==> flow/design.v <==
module NCO #(N = 32)(
  input clk,                  
  input rst,                  
  input [N-1:0] ctrl,         
  output reg [15:0] sin_out   
);
reg [N-1:0] phase;
always @(posedge clk) begin
  if (rst)
    phase <= {N{1'b0}};
  else
    phase <= phase + ctrl;
end
reg [5:0] sin_lut_sel;
reg [15:0] sin_lut_val;
always @(*) begin
  sin_lut_sel <= phase[N-2] ? ~(phase[N-3:N-8]-1'b1) : phase[N-3:N-8];
  if (phase[N-2] & ~|phase[N-3:N-8]) begin
    sin_out <= phase[N-1] ? 16'b10000000_00000001 : 16'b01111111_11111111;
  end else begin
    sin_out <= phase[N-1] ? (~sin_lut_val+1'b1) : sin_lut_val;    
  end
  case(sin_lut_sel)
    6'h00 : sin_lut_val <= 16'h0000;
    6'h01 : sin_lut_val <= 16'h0324;
    6'h02 : sin_lut_val <= 16'h0648;
    6'h03 : sin_lut_val <= 16'h096A;
    6'h04 : sin_lut_val <= 16'h0C8C;
    6'h05 : sin_lut_val <= 16'h0FAB;
    6'h06 : sin_lut_val <= 16'h12C8;
    6'h07 : sin_lut_val <= 16'h15E2;
    6'h08 : sin_lut_val <= 16'h18F9;
    6'h09 : sin_lut_val <= 16'h1C0B;
    6'h0A : sin_lut_val <= 16'h1F1A;
    6'h0B : sin_lut_val <= 16'h2223;
    6'h0C : sin_lut_val <= 16'h2528;
    6'h0D : sin_lut_val <= 16'h2826;
    6'h0E : sin_lut_val <= 16'h2B1F;
    6'h0F : sin_lut_val <= 16'h2E11;
    6'h10 : sin_lut_val <= 16'h30FB;
    6'h11 : sin_lut_val <= 16'h33DF;
    6'h12 : sin_lut_val <= 16'h36BA;
    6'h13 : sin_lut_val <= 16'h398C;
    6'h14 : sin_lut_val <= 16'h3C56;
    6'h15 : sin_lut_val <= 16'h3F17;
    6'h16 : sin_lut_val <= 16'h41CE;
    6'h17 : sin_lut_val <= 16'h447A;
    6'h18 : sin_lut_val <= 16'h471C;
    6'h19 : sin_lut_val <= 16'h49B4;
    6'h1A : sin_lut_val <= 16'h4C3F;
    6'h1B : sin_lut_val <= 16'h4EBF;
    6'h1C : sin_lut_val <= 16'h5133;
    6'h1D : sin_lut_val <= 16'h539B;
    6'h1E : sin_lut_val <= 16'h55F5;
    6'h1F : sin_lut_val <= 16'h5842;
    6'h20 : sin_lut_val <= 16'h5A82;
    6'h21 : sin_lut_val <= 16'h5CB3;
    6'h22 : sin_lut_val <= 16'h5ED7;
    6'h23 : sin_lut_val <= 16'h60EB;
    6'h24 : sin_lut_val <= 16'h62F1;
    6'h25 : sin_lut_val <= 16'h64E8;
    6'h26 : sin_lut_val <= 16'h66CF;
    6'h27 : sin_lut_val <= 16'h68A6;
    6'h28 : sin_lut_val <= 16'h6A6D;
    6'h29 : sin_lut_val <= 16'h6C23;
    6'h2A : sin_lut_val <= 16'h6DC9;
    6'h2B : sin_lut_val <= 16'h6F5E;
    6'h2C : sin_lut_val <= 16'h70E2;
    6'h2D : sin_lut_val <= 16'h7254;
    6'h2E : sin_lut_val <= 16'h73B5;
    6'h2F : sin_lut_val <= 16'h7504;
    6'h30 : sin_lut_val <= 16'h7641;
    6'h31 : sin_lut_val <= 16'h776B;
    6'h32 : sin_lut_val <= 16'h7884;
    6'h33 : sin_lut_val <= 16'h7989;
    6'h34 : sin_lut_val <= 16'h7A7C;
    6'h35 : sin_lut_val <= 16'h7B5C;
    6'h36 : sin_lut_val <= 16'h7C29;
    6'h37 : sin_lut_val <= 16'h7CE3;
    6'h38 : sin_lut_val <= 16'h7D89;
    6'h39 : sin_lut_val <= 16'h7E1D;
    6'h3A : sin_lut_val <= 16'h7E9C;
    6'h3B : sin_lut_val <= 16'h7F09;
    6'h3C : sin_lut_val <= 16'h7F61;
    6'h3D : sin_lut_val <= 16'h7FA6;
    6'h3E : sin_lut_val <= 16'h7FD8;
    6'h3F : sin_lut_val <= 16'h7FF5;
  endcase
end
endmodule
module Chirp #(N = 32)(
  input clk,
  input rst,
  input [7:0] delay,           
  input reverse,               
  input [N-1:0] min_ctrl,      
  input [N-1:0] max_ctrl,      
  input [N-1:0] inc_rate,      
  input [N-1:0] div_rate,      
  output reg nco_reset,        
  output reg [N-1:0] nco_ctrl  
);
wire [N-1:0] stt_ctrl;
wire [N-1:0] end_ctrl;
wire end_flag;
assign stt_ctrl = reverse ? max_ctrl : min_ctrl;
assign end_ctrl = reverse ? min_ctrl : max_ctrl;
assign end_flag = reverse ? (nco_ctrl <= end_ctrl) : (nco_ctrl >= end_ctrl);
reg [N-1:0] rate_count;
reg [7:0] delay_count;
always @(posedge clk) begin
  if (rst) begin
    rate_count <= {N{1'b0}};
    delay_count <= 4'b0;
    nco_reset <= 1'b1;
    nco_ctrl <= {N{1'b0}};
  end else begin
    if (end_flag) begin
      nco_ctrl <= stt_ctrl;
      rate_count <= rate_count + 1'b1;
    end else if (rate_count >= div_rate) begin
      nco_ctrl <= reverse ? nco_ctrl - inc_rate : nco_ctrl + inc_rate;
      rate_count <= {N{1'b0}};
    end else
      rate_count <= rate_count + 1'b1;
    if (end_flag) begin
      if (delay_count >= delay)
        delay_count <= 8'b0;
      else
        delay_count <= delay_count + 1'b1;
    end
    nco_reset <= |delay_count;
  end
end
endmodule
module WaveGenerator #(N = 32, M = 16)(
  input clk,
  input rst,
  input chirp_reverse,             
  input [7:0] chirp_delay,         
  input [N-1:0] chirp_min_ctrl,    
  input [N-1:0] chirp_max_ctrl,    
  input [N-1:0] chirp_inc_rate,    
  input [N-1:0] chirp_div_rate,    
  output reg [M-1:0] waveform     
);
reg nco_reset;
reg [N-1:0] nco_ctrl;
wire chirp_nco_reset;
wire [N-1:0] chirp_nco_ctrl;
wire [15:0] sin_out;
always @(posedge clk) begin
  nco_ctrl <= chirp_nco_ctrl;
  nco_reset <= chirp_nco_reset;
  waveform <= sin_out;
end
NCO #(.N(N)) NCO0 (
  .clk     ( clk       ),  
  .rst     ( nco_reset ),  
  .ctrl    ( nco_ctrl  ),  
  .sin_out ( sin_out   )  
);
Chirp #(.N(N)) Chirp0 (
  .clk       ( clk             ),  
  .rst       ( rst             ),  
  .delay     ( chirp_delay     ),  
  .reverse   ( chirp_reverse   ),  
  .min_ctrl  ( chirp_min_ctrl  ),  
  .max_ctrl  ( chirp_max_ctrl  ),  
  .inc_rate  ( chirp_inc_rate  ),  
  .div_rate  ( chirp_div_rate  ),  
  .nco_reset ( chirp_nco_reset ),  
  .nco_ctrl  ( chirp_nco_ctrl  )   
);
endmodule
======== Reports on WaveGenerator ========
The steps from the RTL of WaveGenerator to its reports follow in flow order.
Lines are those of the file above, counted from 1.
Library cell names are shortened.
Not given: n/a
inputs
  design top .............................. WaveGenerator
  clock input ............................. clk
  library ................................. sky130hd
  timing corner ........................... tt_025C_1v80

======== Elaborated design ========
Counts by Yosys on the flattened word-level netlist (proc, flatten, opt, wreduce; memories kept). Register bits leave out memories and registers merged into their read ports (data or address). Print and check cells are left out. Cells with the same type and inputs are merged into one.
Memory sizes are those after Yosys's memory passes, which may raise the word count (mostly to a power of two), join words into wider ones and drop unused or constant bits.
bit counts
  input bits .............................. 139
  bits in writable memories ............... 0
  bits in latches ......................... 0
  output and inout port bits .............. 16
  memory cells ............................ 1
  bits in registers ....................... 154
  memory bits (read-only) ................. 960
  clocked read ports x word width ......... 0
  word-level cells ........................ 40
cells by class
  reduce/logical cells .................... 4
  shift-type cells ........................ 0
  bitwise gates (word level) .............. 3
  equal/unequal tests ..................... 0
  multiply operators ...................... 0
  multiplexer cells ....................... 13
  div/mod/pow operators ................... 0
  add/sub/neg operators ................... 7
  order comparisons ....................... 4
memory list
  name             depth  bits a word  rd ports  wr ports  RTL line  text
  (no name shown)  64     15           1         0         23        case(sin_lut_sel)
operator list
  cell                                                         number
  32-bit two-way mux                                           7
  32-bit adder                                                 2
  32-bit >= comparator                                         2
  16-bit two-way mux                                           3
  32-bit by 1-bit adder with 32-bit output with constant B     1
  32-bit subtractor                                            1
  32-bit less-or-equal comparator                              1
  16-bit by 1-bit adder with 16-bit output with constant B     1
  16-bit NOT                                                   1
  8-bit by 1-bit adder with 8-bit output with constant B       1
  8-bit >= comparator                                          1
  8-bit OR reduction                                           1
  8-bit two-way mux                                            1
  6-bit by 1-bit subtractor with 6-bit output with constant B  1
  6-bit NOT                                                    1
  6-bit OR reduction                                           1
  6-bit two-way mux                                            1
  2-bit nonzero test                                           1
  1-bit AND                                                    1
  1-bit logical NOT                                            1
  1-bit two-way mux                                            1

======== Depth ========
Longest topological path by Yosys (ltp), each cell counted once; first at word level (registers and memories cut), then after technology mapping (sequential cells cut; the memories' decode and read muxes count).
logic depth
  depth after elaboration ................. 4
  ABC_AREA ................................ 0
  depth in mapped cells ................... 21
  gate-level depth less buffers ........... 17

======== Synthesis result ========
Yosys stat after the flow's synthesis: flattened, memories mapped to cells. It holds for the ABC_AREA given above (unset counts as 0); a run with the other value may have another netlist.
mapped netlist
  cell count .............................. 1686
  chip area (Yosys) ....................... 13456.7 µm²
  sequential area ......................... 3083.0 µm²
  mapped flip-flops ....................... 154
  buffers ................................. 77
cells by type
  cell      number  total area (µm²)
  dfxtp_1   154     3.08E+03
  ha_1      155     1939.36
  mux2i_1   67      670.643
  xnor2_1   76      665.638
  nor2_1    163     611.837
  a211oi_1  77      578.054
  a21oi_1   109     545.523
  nand2_1   116     435.418
  xor2_1    40      350.336
  o21ai_0   68      340.326
  inv_1     90      337.824
  a21o_1    44      330.317
  nand3_1   51      255.245
  nor2b_1   40      250.24
  nor3_1    49      245.235
  clkbuf_1  41      153.898
  a31oi_1   24      150.144
  and3_1    18      112.608
Other cell types: 68; their cells: 304.
The figures by module come from a second, unflattened synthesis with its own total; it is not the netlist above.
second synthesis, totals
  cells (unflattened synthesis) ........... 1742
  area total of the unflattened synthesis .. 13875.8 µm²
Each row is one instance without its submodules.
by module
  module         sequential area (µm²)  cells  area (µm²)  instances
  Chirp (N=32)   1461.4                 1001   7842.5      1
  NCO (N=32)     640.6                  692    5052.3      1
  WaveGenerator  980.9                  49     980.9       1

======== Timing after synthesis ========
OpenSTA on the mapped netlist: ideal clock, no wires. The path of least setup slack (recovery checks aside). Input and output delay are each 20% of the period. Register names are those of the netlist, which keeps one name where synthesis merged equal registers.
path post-synthesis
  path kind ............................... input -> register
  from .................................... in chirp_reverse
  to ...................................... reg Chirp0.nco_ctrl[9]
  launch time at the first pin ............ 1200 ps
  external input delay .................... 1200 ps
  path buffers ............................ 6
  required time ........................... 5914 ps
  data arrival time ....................... 5243 ps
  path slack .............................. 672 ps
  path delay .............................. 4129 ps
  setup time .............................. 86 ps
  clock period ............................ 6000 ps
  driving pins on the path ................ 16
  synthesis period reached ................ 5328 ps
"path delay" = arrival - input delay + setup time.
"driving pins on the path": output pins that drive a net of the path, with the launching flip-flop's if there is one; two outputs of one cell count as two.
"synthesis period reached" = period - worst setup slack (recovery checks aside). The figure is calculated, with input and output delays left at 20% of the set period.
The rows between start and end are the longest chain of elaborated cells between them; the timing report does not say that the signal goes this way. Where chains are equally long, one stands for them.
A line is the first line of the expression or statement that the cell stems from. Yosys adds cells for indexed reads and writes and turns some case tables into memories.
A register here has more assigning lines than the two given.
between the ends, post-synthesis
  path through ............................ clkbuf_1 clkbuf_1 buf_1 clkbuf_1 mux2i_1 ha_1 nor2b_1 o211ai_1 a21oi_1 o311a_1 or4_1 nand2_1 clkbuf_1 buf_1 a211oi_1 a211oi_1
  length of the longest elaborated chain .. 4
  elaborated cells between the ends (all ways) .. 9
  RTL lines with such cells ............... 6
  classes of those cells .................. compare: 2; mux: 6; reduce/logical: 1
ends and longest elaborated chain, post-synthesis
  item                  RTL line  text
  start: declaration    139       input chirp_reverse,
  32-bit two-way mux    107       assign end_ctrl = reverse ? min_ctrl : max_ctrl;
  32-bit >= comparator  108       assign end_flag = reverse ? (nco_ctrl <= end_ctrl) : (nco_ctrl >= end_ctrl);
  1-bit two-way mux     108
  32-bit two-way mux    118       if (end_flag) begin
  end: assignment       119       nco_ctrl <= stt_ctrl;
  end: assignment       122       nco_ctrl <= reverse ? nco_ctrl - inc_rate : nco_ctrl + inc_rate;
  end: declaration      101       output reg [N-1:0] nco_ctrl

======== Path in the finished layout ========
Path of least setup slack in the final report of job 1 (OpenROAD, finished layout, wires in). Where an end is a register, its clock arrival counts in the times.
The path's times are printed in steps of 10 ps; the period is the one set.
path post-layout
  path kind ............................... input -> register
  from .................................... in chirp_inc_rate[9]
  to ...................................... reg Chirp0.nco_ctrl[29]
  setup time .............................. 100 ps
  driving pins on the path ................ 16
  data arrival time ....................... 5570 ps
  launch time at the first pin ............ 1200 ps
  path slack .............................. 750 ps
  external input delay .................... 1200 ps
  clock period ............................ 6000 ps
  path buffers ............................ 1
  required time ........................... 6320 ps
The rows between start and end are the longest chain of elaborated cells between them; the timing report does not say that the signal goes this way. Where chains are equally long, one stands for them.
A register here has more assigning lines than the two given.
between the ends, post-layout
  path through ............................ clkdlybuf4s50_1 or4_1 nor3_1 nand3_1 nor2_1 a31oi_1 xnor2_1 ha_1 a21o_1 a31o_2 a221oi_1 a31oi_1 or2_2 o311ai_0 mux2i_1 o211a_1
  length of the longest elaborated chain .. 4
  elaborated cells between the ends (all ways) .. 5
  RTL lines with such cells ............... 3
  classes of those cells .................. add/sub: 2; mux: 3
ends and longest elaborated chain, post-layout
  item                RTL line  text
  start: declaration  143       input [N-1:0] chirp_inc_rate,
  32-bit adder        122       nco_ctrl <= reverse ? nco_ctrl - inc_rate : nco_ctrl + inc_rate;
  32-bit two-way mux  122
  32-bit two-way mux  121       end else if (rate_count >= div_rate) begin
  32-bit two-way mux  118       if (end_flag) begin
  end: assignment     119       nco_ctrl <= stt_ctrl;
  end: assignment     122
  end: declaration    101       output reg [N-1:0] nco_ctrl

Ticket comment

Below are 3 stored runs of the flow (Yosys, OpenROAD; platform sky130hd) on WaveGenerator, each with its settings and what was measured, unordered. Constraints: input delay and output delay 20% of the set period each, output load 0.01 pF.
"period achieved": clock period set for the run, less the worst setup slack. It is reckoned from that one timing run; input and output delays stay at 20% of the period that was set.
"critical path time" is the time allowed to the run's worst setup path (the clock period less input and output delay, where it has them) less its slack. Clock arrival times count: a late capture clock shortens it, a late launch clock lengthens it.
"total power after layout" is the tool's figure for a default switching activity; nothing was simulated.
"critical path time" is given in steps of 10 ps.

---- job 1 ----
settings
  CORE_UTILIZATION = 40
  period_ns = 6.0
  CAP_MARGIN = 20
  CORE_MARGIN = 2
  SLEW_MARGIN = 20
results
  post-synthesis cell area ................ 13456.7 µm²
  die footprint ........................... 35124.4 µm²
  area of the standard cells in the finished layout .. 16069.2 µm²
  final design utilization ................ 48.2%
  smallest setup slack .................... 755 ps
  final setup TNS ......................... 0 ps
  final worst hold slack .................. 333 ps
  total power after layout ................ 4691 uW
  period achieved ......................... 5245 ps
  critical path time ...................... 4050 ps
  class of the worst setup path ........... input -> register

---- job 2 ----
settings
  ABC_AREA = 1
  CELL_PAD_IN_SITES_DETAIL_PLACEMENT = 1
  CORE_UTILIZATION = 28
  CTS_CLUSTER_DIAMETER = 283
  GPL_TIMING_DRIVEN = 0
  HOLD_SLACK_MARGIN = -0.07
  MIN_ROUTING_LAYER = met2
  SETUP_SLACK_MARGIN = 0.37
  SLEW_MARGIN = 35
  TNS_END_PERCENT = 35
  period_ns = 8.44
  CAP_MARGIN = 20
  CORE_MARGIN = 2
results
  post-synthesis cell area ................ 13954.6 µm²
  die footprint ........................... 51640.3 µm²
  area of the standard cells in the finished layout .. 16927.5 µm²
  final design utilization ................ 34.5%
  smallest setup slack .................... 1651 ps
  final setup TNS ......................... 0 ps
  final worst hold slack .................. 326 ps
  total power after layout ................ 4489 uW
  period achieved ......................... 6789 ps
  critical path time ...................... 5100 ps
  class of the worst setup path ........... input -> register

---- job 3 ----
settings
  CORE_UTILIZATION = 40
  CTS_CLUSTER_DIAMETER = 335
  CTS_CLUSTER_SIZE = 90
  MAX_ROUTING_LAYER = met4
  MIN_ROUTING_LAYER = met2
  SLEW_MARGIN = 0
  period_ns = 6.0
  CAP_MARGIN = 20
  CORE_MARGIN = 2
results
  post-synthesis cell area ................ 13456.7 µm²
  die footprint ........................... 35124.4 µm²
  area of the standard cells in the finished layout .. 16062.9 µm²
  final design utilization ................ 48.1%
  smallest setup slack .................... 658 ps
  final setup TNS ......................... 0 ps
  final worst hold slack .................. 329 ps
  total power after layout ................ 4723 uW
  period achieved ......................... 5342 ps
  critical path time ...................... 4140 ps
  class of the worst setup path ........... input -> register
